==> flow/design.v <==
`timescale 1ns/1ps
module ALU(ALUControl, a, b, zero, less_greater, w);
    parameter N = 16;
    input [2:0] ALUControl;
    input signed [N-1:0] a, b;
    output zero, less_greater;
    output reg signed [N-1:0] w;
    always @(a or b or ALUControl) begin
        case (ALUControl)
            3'b000   :  w = a + b;
            3'b001   :  w = a - b;
            3'b010   :  w = a & b;
            3'b011    :  w = a | b;
            3'b101   :  w = $signed(a) < $signed(b) ? 16'd1 : 16'd0;
            3'b100   :  w = a ^ b;
            default:  w = {N{1'bx}};
        endcase
    end
    assign zero = (~|w);
    assign less_greater = |w;
endmodule
`timescale 1ns/1ps
module ALU_Controller(func3, Branch_funct, ALUOp, ALUControl);
    input [2:0] func3;
    input [1:0] Branch_funct;
    input [1:0] ALUOp;  
    output reg [2:0] ALUControl;
    always @(ALUOp or func3 or Branch_funct)begin
        case (ALUOp)
            2'b00   : ALUControl <= 3'b000;
            2'b01   : ALUControl <= 
                        (Branch_funct == 2'b00) ? 3'b001:
                        (Branch_funct == 2'b01) ? 3'b001:
                        (Branch_funct == 2'b10) ? 3'b101: 3'bxxx;
            2'b10   : ALUControl <= 
                        (func3 == 3'b000) ? 3'b000:
                        (func3 == 3'b001)  ? 3'b001:
                        (func3 == 3'b111) ? 3'b010:
                        (func3 == 3'b110) ? 3'b011:
                        (func3 == 3'b010) ? 3'b101 : 3'bxxx;
            2'b11   : ALUControl <= 3'b000;
            default: ALUControl <= 3'b000;
        endcase
    end
endmodule
module BranchController(Branch_funct, branch, less_greater, zero, w);
    input branch, zero, less_greater;
    input [1:0] Branch_funct;
    output reg w;
    always @(Branch_funct, zero, less_greater, branch) begin
        case (Branch_funct)
            2'b00   : w <= branch && zero;
            2'b01   : w <= branch && ~zero;
            2'b10   : w <= branch && less_greater;
            default: w <= 1'b0;
        endcase
    end
endmodule
`timescale 1ns/1ps
module CRegister(in, en, rst, clk, out);
    parameter N = 16;
    input [N-1:0] in;
    input en, clk, rst;
    output reg [N-1:0] out;
    always @(posedge clk or posedge rst) begin
        if (rst)
            out <= {N{1'b0}};
        else if (en)
            out <= in;
    end
endmodule
`timescale 1ns/1ps
module ImmExtension(immSrc, data, w);
    input [2:0] immSrc;
    input [12:0] data;
    parameter [2:0] L_T = 3'b000, S_T = 3'b001,
                    B_T = 3'b010, J_T = 3'b011,
                    I_T = 3'b100;
    output reg [15:0] w;
    always @(immSrc, data) begin
        case (immSrc)
            L_T   : w <= {{9{data[12]}},data[12], data[8:6] , data[2:0]};
            S_T   : w <= {{19{data[12]}},data[12], data[5:0]};
            J_T   : w <= {{3{data[12]}},data[12], data[11:0]};
            B_T   : w <= {{11{data[12]}}, data[12], data[9], data[2:0]};
            I_T   : w <= {{9{data[12]}},data[12], data[8:6], data[2:0]};
            default: w <= 16'dx;
        endcase
    end
endmodule
`timescale 1ns/1ps
module Mux2to1(slc, a, b, w);
    parameter N = 16;
    input slc;
    input [N-1:0] a, b;
    output [N-1:0] w;
    assign w = ~slc ? a : b;
endmodule
`timescale 1ns/1ps
module Mux4to1(slc, a, b, c, d, w);
    parameter N = 16;
    input [1:0] slc;
    input [N-1:0] a, b, c, d;
    output reg [N-1:0] w;
    always @(a or b or c or d or slc) begin
        case (slc)
            2'b00  : w <= a;
            2'b01  : w <= b;
            2'b10  : w <= c;
            2'b11  : w <= d;
            default: w <= {N{1'bx}};
        endcase
    end
endmodule
`timescale 1ns/1ps
module RegisterFile(clk, regWrite,
                    readRegister1, readRegister2,
                    writeRegister, writeData,
                    readData1, readData2);
    parameter WordLen = 16;
    parameter WordCount = 16;
    input regWrite, clk;
    input [2:0] readRegister1, readRegister2, writeRegister;
    input [WordLen-1:0] writeData;
    output [WordLen-1:0] readData1, readData2;
    reg [WordLen-1:0] registerFile [0:(WordCount /2)-1];
    always @(posedge clk) begin
        if (regWrite)
            registerFile[writeRegister] <= writeData;
    end
    assign readData1 = registerFile[readRegister1];
    assign readData2 = registerFile[readRegister2];
endmodule
`timescale 1ns/1ps
module MainController(clk, rst, op,
                      PCUpdate, adrSrc, memWrite, branch,
                      IRWrite, resultSrc, ALUOp, 
                      ALUSrcA, ALUSrcB, immSrc, regWrite, jump);
    input [2:0] op;
    input clk, rst;
    output reg [1:0]  resultSrc, ALUSrcA, ALUSrcB, ALUOp;
    output reg [2:0] immSrc;
    output reg adrSrc, regWrite, memWrite, PCUpdate, branch, IRWrite, jump;
    parameter [2:0] R_T = 3'b000, L_T = 3'b001,
                    S_T = 3'b010, B_T = 3'b011,
                    J_T = 3'b100, I_T = 3'b101;
    reg [11:0] pstate;
    reg [11:0] nstate;
    always @(*) begin
        case (pstate)
            12'b000000000001   : nstate = 12'b000000000010;
            12'b000000000010  : nstate =  (op == L_T)    ? 12'b000000000100     :
                                 (op == R_T)    ? 12'b000000010000     :
                                 (op == B_T)    ? 12'b000001000000     :                                   
                                 (op == J_T)    ? 12'b000000001000     :
                                 (op == S_T)    ? 12'b000010000000     : 
                                 (op == I_T)    ? 12'b100000000001     :12'b000000000001;   
            12'b100000000001 : nstate = 12'b000000100000;
            12'b000000000100 : nstate = 12'b001000000001;
            12'b000000010000 : nstate = 12'b000000100000;
            12'b000000100000: nstate = 12'b000000000001;
            12'b000001000000 : nstate = 12'b000000000001;
            12'b000000001000 : nstate = 12'b000000000001;
            12'b000010000000 : nstate = 12'b000100000000;
            12'b000100000000: nstate = 12'b000000000001;
            12'b001000000001: nstate = 12'b010000000001;
            12'b010000000001 : nstate = 12'b000000000001;
            default: nstate = 12'b000000000001;
        endcase
    end
    always @(pstate) begin
        {resultSrc, memWrite, ALUOp, ALUSrcA, ALUSrcB, immSrc, 
                regWrite, PCUpdate, branch, IRWrite, jump, adrSrc} = 18'b0;
        case (pstate)
            12'b000000000001 : begin
                IRWrite   = 1'b1;
                adrSrc    = 1'b0;
                ALUSrcA   = 2'b00;
                ALUSrcB   = 2'b10;
                ALUOp     = 2'b00;
                resultSrc = 2'b10;
                PCUpdate  = 1'b1;
            end
            12'b000000000010: begin
                ALUSrcA   = 2'b01;
                ALUSrcB   = 2'b01;
                ALUOp     = 2'b00;
                immSrc    = 3'b010;
            end
            12'b100000000001: begin 
                ALUSrcA   = 2'b10;
                ALUSrcB   = 2'b01;
                immSrc    = 3'b100;
                ALUOp     = 2'b11;
            end
            12'b000000000100: begin 
                ALUSrcA   = 2'b10;
                ALUSrcB   = 2'b01;
                immSrc    = 3'b000;
                ALUOp     = 2'b11;
            end
            12'b001000000001: begin
                resultSrc = 2'b00;
                adrSrc    = 1'b1;
            end
            12'b010000000001: begin
                resultSrc = 2'b01;
                regWrite  = 1'b1;
            end
            12'b000000010000: begin
                ALUSrcA   = 2'b10;
                ALUSrcB   = 2'b00;
                ALUOp     = 2'b10;
            end
            12'b000001000000: begin
                ALUSrcA   = 2'b10;
                ALUSrcB   = 2'b00;
                ALUOp     = 2'b01;
                resultSrc = 2'b00;
                branch    = 1'b1;
            end
            12'b000000001000: begin
                ALUSrcA   = 2'b01;
                ALUSrcB   = 2'b01;
                ALUOp     = 2'b00;
                resultSrc = 2'b10;
                immSrc    = 3'b011;
                jump      = 1'b1;
            end
            12'b000010000000: begin
                ALUSrcA   = 2'b10;
                ALUSrcB   = 2'b01;
                ALUOp     = 2'b00;
                immSrc    = 3'b001;
            end
            12'b000100000000: begin
                resultSrc = 2'b00;
                adrSrc    = 1'b1;
                memWrite  = 1'b1;
            end
            12'b000000100000: begin
                resultSrc = 2'b00;
                regWrite  = 1'b1;
            end
        endcase
    end
    always @(posedge clk or posedge rst) begin
        if (rst)
            pstate <= 12'b000000000001;
        else
            pstate <= nstate;
    end
endmodule
`timescale 1ns/1ps
module RISC_V_Controller(clk, rst, op, func3, Branch_funct, zero,less_greater,
                    PCWrite, adrSrc, memWrite,
                    IRWrite, resultSrc, ALUControl,
                    ALUSrcA, ALUSrcB, immSrc, regWrite);
    input [2:0] op;
    input [2:0] func3;
    input [1:0] Branch_funct;
    input clk, rst, zero, less_greater;
    output PCWrite, adrSrc, memWrite, IRWrite, regWrite;
    output [1:0] resultSrc, ALUSrcA, ALUSrcB;
    output [2:0] ALUControl;
    output [2:0] immSrc;
    wire PCUpdate, branch, Branch_out, jump;
    wire[1:0] ALUOp;
    MainController mainController(
        .clk(clk), .rst(rst), .op(op),
        .PCUpdate(PCUpdate),
        .adrSrc(adrSrc), .memWrite(memWrite),
        .branch(branch), .resultSrc(resultSrc),
        .ALUSrcA(ALUSrcA), .ALUSrcB(ALUSrcB),
        .immSrc(immSrc), .regWrite(regWrite),
        .IRWrite(IRWrite), .ALUOp(ALUOp), .jump(jump)
    );
    ALU_Controller ALUController(
        .func3(func3),  .ALUOp(ALUOp), .ALUControl(ALUControl), .Branch_funct(Branch_funct)
    );    
    BranchController Branch_Control(
                                    .Branch_funct(Branch_funct), .branch(branch), .less_greater(less_greater), .zero(zero), .w(Branch_out)
                                    );
    assign PCWrite = (PCUpdate | Branch_out | jump); 
endmodule
`timescale 1ns/1ps
module RISC_V_Datapath(clk, rst, PCWrite, adrSrc, memWrite,
                    IRWrite, resultSrc, ALUControl,
                    ALUSrcA, ALUSrcB, immSrc, regWrite,
                    op, func3, Branch_funct, zero, less_greater, funct7,
                    mem_addr, mem_wdata, mem_we, mem_rdata);
    input clk, rst, PCWrite, adrSrc, memWrite, IRWrite, regWrite;
    input [1:0] resultSrc, ALUSrcA, ALUSrcB;
    input [2:0] ALUControl;
    input [2:0] immSrc;
    input  [15:0] mem_rdata;
    output [15:0] mem_addr, mem_wdata;
    output        mem_we;
    output [2:0] op;
    output [2:0] func3;
    output [1:0] Branch_funct;
    output  zero, less_greater, funct7;
    wire [15:0] Adr, PC, ReadData, OldPC;
    wire [15:0] ImmExt, instr, Data;
    wire [15:0] RD1, RD2, A, B, SrcA, SrcB;
    wire [15:0] ALUResult, ALUOut, Result;
    CRegister  PCR  (.in(Result),    .en(PCWrite), .rst(rst), .clk(clk), .out(PC));
    CRegister OldPCR(.in(PC),        .en(IRWrite), .rst(rst), .clk(clk), .out(OldPC));
    CRegister  IR   (.in(ReadData),  .en(IRWrite), .rst(rst), .clk(clk), .out(instr));
    CRegister MDR   (.in(ReadData),  .en(1'b1),    .rst(rst), .clk(clk), .out(Data));
    CRegister AR    (.in(RD1),       .en(1'b1),    .rst(rst), .clk(clk), .out(A));
    CRegister BR    (.in(RD2),       .en(1'b1),    .rst(rst), .clk(clk), .out(B));
    CRegister ALUR  (.in(ALUResult), .en(1'b1),    .rst(rst), .clk(clk), .out(ALUOut));
    Mux2to1 AdrMux(.slc(adrSrc),    .a(PC),     .b(Result), .w(Adr));
    Mux4to1 AMux     (.slc(ALUSrcA),   .a(PC),     .b(OldPC),  .c(A),         .d(16'd0),  .w(SrcA));
    Mux4to1 BMux     (.slc(ALUSrcB),   .a(B),      .b(ImmExt), .c(16'd2),     .d(16'd0),  .w(SrcB));
    Mux4to1 ResultMux(.slc(resultSrc), .a(ALUOut), .b(Data),   .c(ALUResult), .d(ImmExt), .w(Result));
    ImmExtension Extend(
        .immSrc(immSrc), .data({instr[15], instr[11:0]}), .w(ImmExt)
    );
    ALU ALU_Instance(
        .ALUControl(ALUControl), .a(SrcA), .b(SrcB), 
        .zero(zero), .less_greater(less_greater), .w(ALUResult)
    );
    assign mem_addr  = Adr;
    assign mem_wdata = B;
    assign mem_we    = memWrite;
    assign ReadData  = mem_rdata;
    RegisterFile RF(
        .clk(clk), 
        .regWrite(regWrite),
        .writeData(Result), 
        .readData1(RD1), .readData2(RD2),
        .readRegister1(instr[5:3]), 
        .readRegister2(instr[8:6]),
        .writeRegister(instr[11:9])
    );
    assign funct7 = instr[15]; 
    assign op = instr[14:12];
    assign func3 = instr[2:0];
    assign Branch_funct = instr[11:10];
endmodule
`timescale 1ns/1ps
module RISC_V(clk, rst, mem_addr, mem_wdata, mem_we, mem_rdata);
    input clk, rst;
    input  [15:0] mem_rdata;  
    output [15:0] mem_addr;   
    output [15:0] mem_wdata;  
    output        mem_we;     
    wire [2:0] func3, ALUControl;
    wire[2:0] immSrc;
    wire zero, less_greater, PCSrc, memWrite, 
         regWrite, ALUSrc, PCWrite, adrSrc, IRWrite, funct7;
    wire [1:0] resultSrc, ALUSrcA, ALUSrcB, Branch_funct;
    wire [2:0] op; 
    RISC_V_Controller CU(
        .clk(clk), .rst(rst), .op(op), 
        .func3(func3), .immSrc(immSrc), .zero(zero), 
        .less_greater(less_greater), .PCWrite(PCWrite),
        .adrSrc(adrSrc), .memWrite(memWrite), 
        .IRWrite(IRWrite), .resultSrc(resultSrc), 
        .ALUControl(ALUControl), .ALUSrcA(ALUSrcA),
        .ALUSrcB(ALUSrcB), .regWrite(regWrite),
        .Branch_funct(Branch_funct)
    );
    RISC_V_Datapath DP(
        .clk(clk), .rst(rst), .less_greater(less_greater),
        .PCWrite(PCWrite), .adrSrc(adrSrc),
        .memWrite(memWrite), .IRWrite(IRWrite), 
        .resultSrc(resultSrc), .immSrc(immSrc), 
        .ALUControl(ALUControl), .op(op),
        .ALUSrcA(ALUSrcA), .func3(func3),
        .ALUSrcB(ALUSrcB), .zero(zero),
        .regWrite(regWrite), .Branch_funct(Branch_funct), .funct7(funct7),
        .mem_addr(mem_addr), .mem_wdata(mem_wdata), .mem_we(mem_we), .mem_rdata(mem_rdata)
    );
endmodule
# Step by step through the tools: RISC_V
# Module RISC_V before and after one edit of its RTL, step after step.
# Lines under "orig" count in the file above, lines under "edited" in the edited file.
# "change": "edited" minus "orig" as printed here.
# Operators: Yosys type, input widths -> output width; for muxes data width and select width s.
# Library cell names are shortened.
# The mark - stands for no value.
# inputs
top_module	RISC_V
clk_port	clk
lib	sky130hd
corner	tt_025C_1v80

# The edit
# The edit as a unified diff against the file above.
# The edited RTL no longer does the same as the RTL above: the edit was made by script, with no optimisation intended.
# begin of diff
@@ -99,5 +99,5 @@
 `timescale 1ns/1ps
 module Mux4to1(slc, a, b, c, d, w);
-    parameter N = 16;
+    parameter N = 8;
     input [1:0] slc;
     input [N-1:0] a, b, c, d;
# end of diff

# After elaboration
# Yosys after proc, flatten, opt, wreduce and memory -nomap, before mapping. Memory bits, and registers merged into a memory's read port (data or address), are not among the register bits. Print and check cells are not counted. Equal cells are merged and count once.
# Memory sizes are those after Yosys's memory passes, which may raise the word count (mostly to a power of two), join words into wider ones and drop unused or constant bits.
# classes
element	orig	edited	change
addsub	2	2	0
cmp	1	1	0
n_eq	44	44	0
mux	38	38	0
n_logic	5	5	0
reduce_and_logical	24	24	0
# op_table
op	orig	edited	change
$pmux 16 s4	4	0	-4
$pmux 8 s4	0	4	4
$mux 16	2	1	-1
$add 16x16->16	1	0	-1
$and 16x16->16	1	0	-1
$lt 16x16->1	1	0	-1
$or 16x16->16	1	0	-1
$sub 16x16->16	1	0	-1
$xor 16x16->16	1	0	-1
$add 8x8->9	0	1	1
$and 8x8->8	0	1	1
$lt 8x8->1	0	1	1
$mux 8	0	1	1
$or 8x8->8	0	1	1
$sub 8x8->9	0	1	1
$xor 8x8->8	0	1	1
# Unchanged operator kinds not shown: 35.
# bits
element	orig	edited	change
reg_bits	92	60	-32
ram_bits	128	128	0
clocked_rd_ports_x_width	32	32	0
memories	1	1	0
wordCells	121	121	0
# mem_list
element	orig	edited
memory_list	DP.RF.registerFile 8 x 16 bit 2R1W	DP.RF.registerFile 8 x 16 bit 2R1W

# Longest topological paths
# Yosys ltp: most cells in a row. Word level: on the elaborated netlist, between registers, memories and ports. Mapped: between sequential cells and ports; inverters and the memories' decode and read muxes count.
# depth
element	orig	edited	change
depth_word	15	15	0
ABC_AREA	0	0	-
depth_mapped	23	21	-2

# Mapped cells and area
# Yosys stat after the flow's synthesis: flattened, memories mapped to cells. It holds for the ABC_AREA given above (unset counts as 0); a run with the other value may have another netlist.
# by_type
type	orig	edited	change
edfxtp_1	128	64	-64
dfrtp_1	123	75	-48
mux4_2	79	40	-39
nor2_1	63	26	-37
mux2_2	83	47	-36
a21oi_1	41	16	-25
inv_1	62	39	-23
ha_1	54	31	-23
nand2_1	46	23	-23
clkbuf_1	38	19	-19
o21ai_0	34	15	-19
nor3_1	25	13	-12
a211oi_1	20	8	-12
buf_4	6	17	11
a31oi_1	10	2	-8
mux2i_1	19	13	-6
buf_1	11	5	-6
o221ai_1	6	0	-6
# Unchanged cell types not shown: 7.
# Not every row of either side is listed.
# synth_totals
element	orig	edited	change
cell_count	1050	579	-471
synth_area_mm2	0.0138971	0.0076786	-0.0062185
seqArea_mm2	0.0069479	0.0038249	-0.0031230
ffs	252	140	-112
# The figures by module come from a second, unflattened synthesis with its own total; it is not the netlist above.
# hier_totals
element	orig	edited	change
hier_cells	1082	1073	-9
hier_area_mm2	0.0156938	0.0152334	-0.0004604
# Each row is one instance without its submodules.
# by_module_orig
mod	instances	cells	mod_area_mm2	mod_seq_area_mm2
RegisterFile	1	255	0.0060445	0.0038437
CRegister	7	35	0.0006531	0.0004004
ALU	1	416	0.0026901	0
Mux4to1	3	20	0.0004242	0
MainController	1	41	0.0004679	0.0003015
Mux2to1	1	18	0.000249	0
ImmExtension	1	22	0.0002315	0
BranchController	1	11	0.0000801	0
ALU_Controller	1	10	0.0000651	0
RISC_V_Datapath	1	3	0.000015	0
RISC_V_Controller	1	1	0.0000063	0
RISC_V	1	0	0	0
# by_module_edited
mod	instances	cells	mod_area_mm2	mod_seq_area_mm2
RegisterFile	1	255	0.0060445	0.0038437
CRegister	7	35	0.0006531	0.0004004
ALU	1	437	0.0029128	0
Mux4to1	3	10	0.0001964	0
MainController	1	41	0.0004679	0.0003015
Mux2to1	1	18	0.000249	0
ImmExtension	1	22	0.0002315	0
BranchController	1	11	0.0000801	0
ALU_Controller	1	10	0.0000651	0
RISC_V_Datapath	1	3	0.000015	0
RISC_V_Controller	1	1	0.0000063	0
RISC_V	1	0	0	0

# Timing after synthesis
# Path of least setup slack by OpenSTA after synthesis, without wires, with an ideal clock, recovery checks aside; 20% of the period is set as input and as output delay. Where synthesis merged equal registers, the netlist keeps one of their names.
# synth_timing
element	orig	edited	change
path_kind	reg-to-output	reg-to-output	-
from	reg CU.mainController.pstate	reg CU.mainController.pstate	-
to	out mem_addr[12]	out mem_addr[0]	-
tclk_ns	8.0	8.0	0.0
output_delay_ns	1.600	1.600	0.000
t_first_pin_ns	0.000	0.000	0.000
arrival_time_ns	4.648	4.141	-0.507
setup_slack_ns	1.752	2.259	0.507
delay_ns	4.648	4.141	-0.507
driving_pins	20	18	-2
path_buffers	1	3	2
period_less_setup_slack_ns	6.248	5.741	-0.507
# "delay_ns" = arrival - input delay + setup time.
# At an output port there is no setup time.
# "driving_pins" counts driving pins, that of a launching flip-flop among them; a cell with two outputs on the path counts twice.
# "period_less_setup_slack_ns" = period - worst setup slack (recovery checks aside). The figure is calculated, with input and output delays left at 20% of the set period.
# Where an end lacks its bit number, it is one bit of the signal, or one of the new flip-flops if synthesis recoded a state register.
# synth_via_orig
path_cell_list	dfrtp_1 nor3_1 inv_1 or3_1 clkbuf_1 nor2_1 nand2_1 o21ai_0 ha_1 inv_1 fa_1 nand2b_1 a2111o_1 o21a_1 a31oi_1 o22ai_1 o21ai_1 o221ai_1 mux4_2 mux2_2
# synth_lines_orig
element	line	text
start, declared	147	reg [11:0] pstate;
start, assigned	249	pstate <= 12'b000000000001;
start, assigned	251	pstate <= nstate;
end, declared	347	output [15:0] mem_addr;
# orig: No chain of elaborated cells between the ends is given.
# Some nets on the timed path still bear RTL names; the line given drives or declares the net.
# synth_nets_orig
signal	line	text
DP.ALUR.in[12]	9	case (ALUControl)
DP.AdrMux.b[12]	106	case (slc)
# synth_via_edited
path_cell_list	dfrtp_1 nor3_1 inv_1 or3_1 clkbuf_1 nor2b_1 clkbuf_1 nand2_1 o21ai_0 ha_1 clkbuf_1 nor3_1 a221oi_1 and2_1 or4_1 a31o_1 mux4_2 mux2_2
# synth_lines_edited
element	line	text
start, declared	147	reg [11:0] pstate;
start, assigned	249	pstate <= 12'b000000000001;
start, assigned	251	pstate <= nstate;
end, declared	347	output [15:0] mem_addr;
# edited: No chain of elaborated cells between the ends is given.
# synth_nets_edited
signal	line	text
DP.ALUR.in[0]	9	case (ALUControl)
DP.AdrMux.b[0]	106	case (slc)

# Timing after layout
# Path of least setup slack in the final report of the runs of set A (OpenROAD, finished layout, wires in). Where an end is a register, its clock arrival counts in the times.
# layout_timing
element	orig	edited	change
path_kind	reg-to-output	reg-to-output	-
from	reg CU.mainController.pstate	reg CU.mainController.pstate	-
to	out mem_addr[13]	out mem_addr[6]	-
tclk_ns	8.0	8.0	0.0
output_delay_ns	1.60	1.60	0.00
t_first_pin_ns	0.52	0.42	-0.10
arrival_time_ns	6.16	5.86	-0.30
setup_slack_ns	0.24	0.54	0.30
driving_pins	15	17	2
path_buffers	1	1	0
# Where an end lacks its bit number, it is one bit of the signal, or one of the new flip-flops if synthesis recoded a state register.
# layout_via_orig
path_cell_list	dfrtp_1 nor3_1 nand2_2 a211oi_1 ha_2 nor2_4 nand3_2 a311oi_4 o21bai_1 o2bb2ai_1 a2111oi_1 a21oi_1 mux4_2 mux2_2 clkdlybuf4s50_1
# layout_lines_orig
element	line	text
start, declared	147	reg [11:0] pstate;
start, assigned	249	pstate <= 12'b000000000001;
start, assigned	251	pstate <= nstate;
end, declared	347	output [15:0] mem_addr;
# orig: No chain of elaborated cells between the ends is given.
# Some nets on the timed path still bear RTL names; the line given drives or declares the net.
# layout_nets_orig
signal	line	text
DP.ALUR.in[13]	9	case (ALUControl)
DP.AdrMux.b[13]	106	case (slc)
# layout_via_edited
path_cell_list	dfrtp_1 nor3_1 inv_1 or3_1 nor2b_1 nand2_1 o21ai_0 inv_1 fa_1 nand2b_1 o2bb2ai_1 o21ai_0 nor3_1 a211oi_1 mux4_2 mux2_2 clkdlybuf4s50_1
# layout_lines_edited
element	line	text
start, declared	147	reg [11:0] pstate;
start, assigned	249	pstate <= 12'b000000000001;
start, assigned	251	pstate <= nstate;
end, declared	347	output [15:0] mem_addr;
# edited: No chain of elaborated cells between the ends is given.
# layout_nets_edited
signal	line	text
DP.ALUR.in[6]	9	case (ALUControl)
DP.AdrMux.b[6]	106	case (slc)

# Flow runs
# Runs of the flow (Yosys, OpenROAD) on both versions; the two runs of a pair have the same settings. The constraints put input and output delay at 20% of the set period each and load the outputs with 0.01 pF.
# settings_set_A
CORE_UTILIZATION	40
period_ns	8.0
CAP_MARGIN	20
CORE_MARGIN	2
SLEW_MARGIN	20
# results_set_A
element	orig	edited	change
synthArea_mm2	0.0138971	0.0076786	-0.0062185
design_die_area_mm2	0.0362503	0.0203205	-0.0159298
post_route_util_pct	46.0	46.7	0.7
ws_setup_ns	0.242	0.544	0.302
worst_hold_slack_ns	0.386	0.382	-0.004
fin_power_uw	2559	1533	-1026
achieved_clock_period_ns	7.758	7.456	-0.302
# settings_set_B
ABC_AREA	0
CAP_MARGIN	20
CORE_UTILIZATION	50
CTS_CLUSTER_DIAMETER	63
CTS_CLUSTER_SIZE	19
MAX_ROUTING_LAYER	met4
MIN_ROUTING_LAYER	met1
PLACE_DENSITY_LB_ADDON	0.26
period_ns	6.07
CORE_MARGIN	2
SLEW_MARGIN	20
# results_set_B
element	orig	edited	change
synthArea_mm2	0.0138971	0.0076786	-0.0062185
design_die_area_mm2	0.0291436	0.0163648	-0.0127788
post_route_util_pct	62.2	60.1	-2.1
ws_setup_ns	-0.135	0.148	0.283
worst_hold_slack_ns	0.398	0.377	-0.021
fin_power_uw	2898	1979	-919
achieved_clock_period_ns	6.205	5.922	-0.283
# By "achieved_clock_period_ns" is meant the clock period of the run minus its worst setup slack. This is arithmetic on one report: input and output delays are still those of the set period (20% each).
# "fin_power_uw" rests on the timing tool's default activity at the inputs, not on a simulated workload.
